==> flow/design.v <==
module ANDarray (regDst, ALUSrc, memToReg, regWrite, memRead, memWrite, branch, ALUOp1, ALUOp2, op);
	input[5:0] op;
	output regDst, ALUSrc, memToReg, regWrite, memRead, memWrite, branch, ALUOp1, ALUOp2;
	wire Rformat, lw, sw, beq;
	assign Rformat = (~op[0]) & (~op[1]) & (~op[2]) & (~op[3]) & (~op[4]) & (~op[5]), lw = (op[0]) & (op[1]) & (~op[2]) & (~op[3]) & (~op[4]) & (op[5]), sw = (op[0]) & (op[1]) & (~op[2]) & (op[3]) & (~op[4]) & (op[5]), beq = (~op[0]) & (~op[1]) & (op[2]) & (~op[3]) & (~op[4]) & (~op[5]);
	assign regDst = Rformat;
	assign ALUSrc = lw | sw;
	assign memToReg =  lw;
	assign regWrite = Rformat | lw;
	assign memRead = lw;
	assign memWrite = sw;
	assign branch = beq;
	assign ALUOp1 = Rformat;
	assign ALUOp2 = beq;
endmodule
module ALUControl(operation, ALUOp, ff);
	input[1:0] ALUOp;
	input [5:0] ff;
	output [2:0] operation;
	wire w0, w1, w2, w3;
	assign w0 = ff[0] | ff[3];
	assign operation[0] = ALUOp[1] & w0;
	assign w1 = ~ff[2];
	assign w2 = ~ALUOp[1];
	assign operation[1] = w2 | w1;
	assign w3 = ff[1] & ALUOp[1];
	assign operation[2] = w3 | ALUOp[0];
endmodule
module ALU32Bit(zero, carryOut, result, a, b, op);
	input [31:0] a, b;
	input [2:0] op;
	output reg [31:0] result;
	output zero, carryOut;
	reg carryOut;
	assign zero = (result == 0) ? 1 : 0;
	always @(a or b or op)
	begin
		carryOut = 1'b0;
		case(op)
			0: result = a & b;
			1: result = a | b;
			2: {carryOut, result[31:0]} = a + b;
			6: {carryOut, result[31:0]} = a - b;
			7: result = a < b ? 1 : 0;
			default: result = 0;
		endcase
	end
endmodule
module ALUUnit(clock, ALUOp, funct, a, b, result, zero, carryOut);
	input clock;
	input [1:0] ALUOp;
	input [5:0] funct;
	input [31:0] a, b;
	output reg [31:0] result;
	output reg zero, carryOut;
	reg [1:0] aluOpQ;
	reg [5:0] functQ;
	reg [31:0] aQ, bQ;
	wire [2:0] operation;
	wire [31:0] aluResult;
	wire aluZero, aluCarry;
	ALUControl ctl(operation, aluOpQ, functQ);
	ALU32Bit alu(aluZero, aluCarry, aluResult, aQ, bQ, operation);
	always @(posedge clock)
	begin
		aluOpQ <= ALUOp;
		functQ <= funct;
		aQ <= a;
		bQ <= b;
		result <= aluResult;
		zero <= aluZero;
		if (operation == 3'd2 || operation == 3'd6)
			carryOut <= aluCarry;
	end
endmodule
Wiki page: ALUUnit / tool data

Tool chain data of ALUUnit
Each step is given for the RTL above and for the edited RTL.
Lines under "before" count in the file above, lines under "after" in the edited file.
"delta": "after" minus "before" as printed here. "change_rel_pct": 100 x difference / "before".
Operators: Yosys type, input widths -> output width; for muxes data width and select width s.
Cell names lack the library's common part.
{ "design": {"design": "ALUUnit", "clock": "clock", "library": "sky130hd", "corner": "tt_025C_1v80"} }

Diff
The edit as a unified diff against the file above.
This change comes from a script, not from a designer. The edited design behaves differently; no optimisation was intended.
begin of diff
@@ -68,8 +68,8 @@
 		aQ <= a;
 		bQ <= b;
-		result <= aluResult;
 		zero <= aluZero;
 		if (operation == 3'd2 || operation == 3'd6)
 			carryOut <= aluCarry;
 	end
+	always @(*) result = aluResult;
 endmodule
end of diff

Elaborated design
Yosys after proc, flatten, opt, wreduce and memory -nomap, before mapping. Enables and synchronous resets that opt folds into registers are not counted as muxes. Memory bits, and registers merged into a memory's read port (data or address), are not among the register bits. Print and check cells are not counted. Equal cells are merged and count once.
{ "word_totals": {"columns": ["item", "before", "after", "delta", "change_rel_pct"], "rows": [
  ["elab_cells", 30, 29, -1, -3.33],
  ["input_bits", 73, 73, 0, 0.00],
  ["out_inout_bits", 34, 34, 0, 0.00],
  ["reg_bits", 104, 72, -32, -30.77]
]} }
{ "op_classes": {"columns": ["item", "before", "after", "delta", "change_rel_pct"], "rows": [
  ["add_sub_neg", 2, 2, 0, 0.00],
  ["n_eq", 4, 4, 0, 0.00],
  ["muxes", 4, 4, 0, 0.00],
  ["logic", 9, 9, 0, 0.00],
  ["reduce_and_logical", 3, 3, 0, 0.00],
  ["n_cmp", 1, 1, 0, 0.00]
]} }
Operator kinds equal on both sides are left out: 17.

Depth
Yosys ltp: most cells in a row. Word level: on the elaborated netlist, between registers, memories and ports. Mapped: between sequential cells and ports; inverters and the memories' decode and read muxes count.
{ "depth": {"columns": ["item", "before", "after", "delta", "change_rel_pct"], "rows": [
  ["word_depth", 6, 6, 0, 0.00],
  ["abc_area", "0", "0", null, null],
  ["mapped_depth", 15, 15, 0, 0.00],
  ["ltp_nobuf", 14, 14, 0, 0.00]
]} }

Synthesis result
Yosys stat after the flow's synthesis: flattened, memories mapped to cells. It holds for the ABC_AREA given above (unset counts as 0); a run with the other value may have another netlist.
{ "mapped": {"columns": ["item", "before", "after", "delta", "change_rel_pct"], "rows": [
  ["n_buf", 41, 48, 7, 17.07],
  ["mapped_cells", 882, 950, 68, 7.71],
  ["ffs", 104, 72, -32, -30.77],
  ["mapped_area_um2", 7254.5, 7158.1, -96.4, -1.33],
  ["seq_area_um2", 2092.0, 1451.4, -640.6, -30.62]
]} }
{ "by_type": {"columns": ["cell_type", "before", "after", "delta", "change_rel_pct"], "rows": [
  ["dfxtp_1", 103, 71, -32, -31.07],
  ["nand2_1", 50, 78, 28, 56.00],
  ["nor2_1", 71, 90, 19, 26.76],
  ["o21ai_0", 35, 48, 13, 37.14],
  ["o211ai_1", 15, 26, 11, 73.33],
  ["or3_1", 5, 14, 9, 180.00],
  ["nand3_1", 20, 12, -8, -40.00],
  ["a21o_1", 19, 11, -8, -42.11],
  ["a211o_1", 10, 2, -8, -80.00],
  ["inv_1", 90, 97, 7, 7.78],
  ["a211oi_1", 13, 20, 7, 53.85],
  ["o221ai_1", 12, 5, -7, -58.33],
  ["o21a_1", 4, 11, 7, 175.00],
  ["nor3_1", 17, 23, 6, 35.29],
  ["o22ai_1", 3, 9, 6, 200.00],
  ["clkbuf_1", 30, 25, -5, -16.67],
  ["buf_2", 5, 10, 5, 100.00],
  ["nand4_1", 4, 9, 5, 125.00]
]} }
Cell types equal on both sides are left out: 15.
Not every row of either side is listed.
The figures by module come from a second, unflattened synthesis with its own total; it is not the netlist above.
{ "hier_totals": {"columns": ["item", "before", "after", "delta", "change_rel_pct"], "rows": [
  ["hier_cells", 828, 796, -32, -3.86],
  ["area_unflattened_um2", 7136.8, 6496.2, -640.6, -8.98]
]} }
Each row is one instance without its submodules.
{ "by_module_before": {"columns": ["module", "mod_seq_area_um2", "area_um2", "cells", "instances"], "rows": [
  ["ALU32Bit", 0.0, 4972.3, 718, 1],
  ["ALUUnit", 2132.0, 2145.8, 107, 1],
  ["ALUControl", 0.0, 18.8, 3, 1]
]} }
{ "by_module_after": {"columns": ["module", "mod_seq_area_um2", "area_um2", "cells", "instances"], "rows": [
  ["ALU32Bit", 0.0, 4972.3, 718, 1],
  ["ALUUnit", 1491.4, 1505.2, 75, 1],
  ["ALUControl", 0.0, 18.8, 3, 1]
]} }

Timing after synthesis
Source: OpenSTA report_checks on the synthesized netlist (no wires, ideal clock, input and output delay 20% of the period each), path of least setup slack; recovery checks are left aside. Register names are those of the netlist, which keeps one name where synthesis merged equal registers.
{ "synth_timing": {"columns": ["item", "before", "after", "delta", "change_rel_pct"], "rows": [
  ["path_type", "flip-flop to flip-flop", "flip-flop to output port", null, null],
  ["from", "register aQ[0]", "register aQ[23]", null, null],
  ["to", "register zero", "output result[31]", null, null],
  ["path_slack_ns", 1.430, 1.116, -0.314, null],
  ["setup_ns", 0.073, null, null, null],
  ["t_first_pin_ns", 0.000, 0.000, 0.000, null],
  ["tclk_ns", 5.0, 5.0, 0.0, 0.00],
  ["required_time_ns", 4.927, 4.000, -0.927, -18.81],
  ["path_delay_ns", 3.570, 2.884, -0.686, -19.22],
  ["stages", 15, 13, -2, -13.33],
  ["n_path_buf", 0, 1, 1, null],
  ["output_delay_ns", null, 1.000, null, null],
  ["t_arrival_ns", 3.497, 2.884, -0.613, -17.53],
  ["period_less_setup_slack_ns", 3.57, 3.884, 0.314, 8.80]
]} }
"path_delay_ns" is the arrival time less input delay plus setup time.
A path that ends at an output port has no setup time.
"stages" counts driving pins, that of a launching flip-flop among them; a cell with two outputs on the path counts twice.
"period_less_setup_slack_ns" = period - worst setup slack (recovery checks aside). The figure is calculated, with input and output delays left at 20% of the set period.
Between the ends stands the longest chain of elaborated cells between them, by number of cells; it is not shown to be the way that was timed. Of several equally long chains one is given.
A line is the first line of the expression or statement that the cell stems from. Yosys adds cells for indexed reads and writes and turns some case tables into memories.
{ "synth_between_before": {"path_cell_list": "dfxtp_1 inv_1 ha_1 fa_1 or2_1 a2111o_1 and2_1 a221oi_2 o21ai_1 or4_1 or4_1 nor4b_2 and4b_1 nand3_1 nor3_2", "cells_between": 9, "lines_between": 7, "classes_between": "add/sub: 2; compare: 1; mux: 3; logic: 2; reduce/logical: 1"} }
{ "synth_lines_before": {"columns": ["item", "line", "source"], "rows": [
  ["start: declaration", 58, "reg [31:0] aQ, bQ;"],
  ["start: assignment", 68, "aQ <= a;"],
  ["end: assignment", 71, "zero <= aluZero;"],
  ["end: declaration", 55, "output reg zero, carryOut;"]
]} }
before: Chain of elaborated cells between the ends: none given.
Nets of the timed path that keep an RTL name, with a line that drives or declares them; the list need not be complete.
{ "synth_nets_before": {"columns": ["signal", "line", "source"], "rows": [
  ["alu.result[6]", 39, "case(op)"]
]} }
{ "synth_between_after": {"path_cell_list": "dfxtp_1 inv_1 ha_1 clkbuf_1 or3_1 or3_1 nor4_1 inv_1 o31ai_2 nand2b_1 a21oi_1 a211o_1 o22a_1", "elab_chain_len": 2, "cells_between": 3, "lines_between": 3, "classes_between": "add/sub: 2; mux: 1"} }
{ "synth_lines_after": {"columns": ["item", "line", "source"], "rows": [
  ["start: declaration", 58, "reg [31:0] aQ, bQ;"],
  ["start: assignment", 68, "aQ <= a;"],
  ["$sub 32x32->33", 43, "6: {carryOut, result[31:0]} = a - b;"],
  ["$pmux 32 s5", 39, "case(op)"],
  ["end: declaration", 54, "output reg [31:0] result;"]
]} }

Path in the finished layout
Path of least setup slack in the final report of the runs of pair A (OpenROAD, finished layout, wires in). Where an end is a register, its clock arrival counts in the times.
{ "layout_timing": {"columns": ["item", "before", "after", "delta", "change_rel_pct"], "rows": [
  ["path_type", "flip-flop to flip-flop", "flip-flop to output port", null, null],
  ["from", "register aQ[10]", "register aQ[24]", null, null],
  ["to", "register zero", "output result[31]", null, null],
  ["output_delay_ns", null, 1.00, null, null],
  ["path_slack_ns", 0.72, 0.12, -0.60, null],
  ["stages", 14, 13, -1, -7.14],
  ["n_path_buf", 0, 1, 1, null],
  ["t_arrival_ns", 4.57, 3.88, -0.69, -15.10],
  ["setup_ns", 0.06, null, null, null],
  ["required_time_ns", 5.29, 4.00, -1.29, -24.39],
  ["t_first_pin_ns", 0.35, 0.35, 0.00, 0.00],
  ["tclk_ns", 5.0, 5.0, 0.0, 0.00]
]} }
Between the ends stands the longest chain of elaborated cells between them, by number of cells; it is not shown to be the way that was timed. Of several equally long chains one is given.
{ "layout_between_before": {"path_cell_list": "dfxtp_1 inv_1 ha_1 or4_1 nand2b_1 a21oi_1 or4_1 o221ai_1 a221o_1 or4b_1 nor4b_2 and4b_1 nand3_1 nor3_2", "cells_between": 9, "lines_between": 7, "classes_between": "add/sub: 2; compare: 1; mux: 3; logic: 2; reduce/logical: 1"} }
{ "layout_lines_before": {"columns": ["item", "line", "source"], "rows": [
  ["start: declaration", 58, "reg [31:0] aQ, bQ;"],
  ["start: assignment", 68, "aQ <= a;"],
  ["end: assignment", 71, "zero <= aluZero;"],
  ["end: declaration", 55, "output reg zero, carryOut;"]
]} }
before: Chain of elaborated cells between the ends: none given.
Nets of the timed path that keep an RTL name, with a line that drives or declares them; the list need not be complete.
{ "layout_nets_before": {"columns": ["signal", "line", "source"], "rows": [
  ["alu.result[13]", 39, "case(op)"]
]} }
{ "layout_between_after": {"path_cell_list": "dfxtp_1 inv_1 ha_1 or3_1 or3_4 nor4_4 inv_1 o31ai_4 nand2b_4 a21oi_1 a211o_1 o22a_1 clkdlybuf4s50_1", "elab_chain_len": 2, "cells_between": 3, "lines_between": 3, "classes_between": "add/sub: 2; mux: 1"} }
{ "layout_lines_after": {"columns": ["item", "line", "source"], "rows": [
  ["start: declaration", 58, "reg [31:0] aQ, bQ;"],
  ["start: assignment", 68, "aQ <= a;"],
  ["$sub 32x32->33", 43, "6: {carryOut, result[31:0]} = a - b;"],
  ["$pmux 32 s5", 39, "case(op)"],
  ["end: declaration", 54, "output reg [31:0] result;"]
]} }

Measured runs
Both versions went through the flow (Yosys, OpenROAD) with the same settings in each pair. Constraints: input delay and output delay 20% of the set period each, output load 0.01 pF.
{ "flow_settings_pair_A": {"CORE_UTILIZATION": 40, "period_ns": 5.0, "CAP_MARGIN": 20, "CORE_MARGIN": 2, "SLEW_MARGIN": 20} }
{ "results_pair_A": {"columns": ["item", "before", "after", "delta", "change_rel_pct"], "rows": [
  ["setup_worst_slack_ns", 0.715, 0.123, -0.592, null],
  ["holdWs_ns", 0.637, 0.845, 0.208, null],
  ["post_synth_area_um2", 7254.5, 7158.1, -96.4, -1.33],
  ["period_reached_ns", 4.285, 4.877, 0.592, 13.82],
  ["total_power_mw", 2.486, 2.257, -0.229, -9.21],
  ["util_frac", 0.492, 0.522, 0.030, null],
  ["dieArea_um2", 19229.4, 18982.0, -247.4, -1.29]
]} }
{ "flow_settings_pair_B": {"CAP_MARGIN": 30, "CORE_MARGIN": 6, "CORE_UTILIZATION": 61, "CTS_CLUSTER_DIAMETER": 328, "CTS_CLUSTER_SIZE": 48, "MAX_ROUTING_LAYER": "met4", "SETUP_SLACK_MARGIN": 0.96, "period_ns": 4.13, "SLEW_MARGIN": 20} }
{ "results_pair_B": {"columns": ["item", "before", "after"], "rows": [
  ["setup_worst_slack_ns", 0.154, null],
  ["holdWs_ns", 0.709, null],
  ["post_synth_area_um2", 7254.5, null],
  ["period_reached_ns", 3.976, null],
  ["total_power_mw", 3.182, null],
  ["util_frac", 0.816, null],
  ["dieArea_um2", 14653.1, null]
]} }
pair B, after: not finished: routing ended with error DPL-0038.
"period_reached_ns": clock period set for the run, less the worst setup slack. It is reckoned from that one timing run; input and output delays stay at 20% of the period that was set.
"total_power_mw" rests on the timing tool's default activity at the inputs, not on a simulated workload.
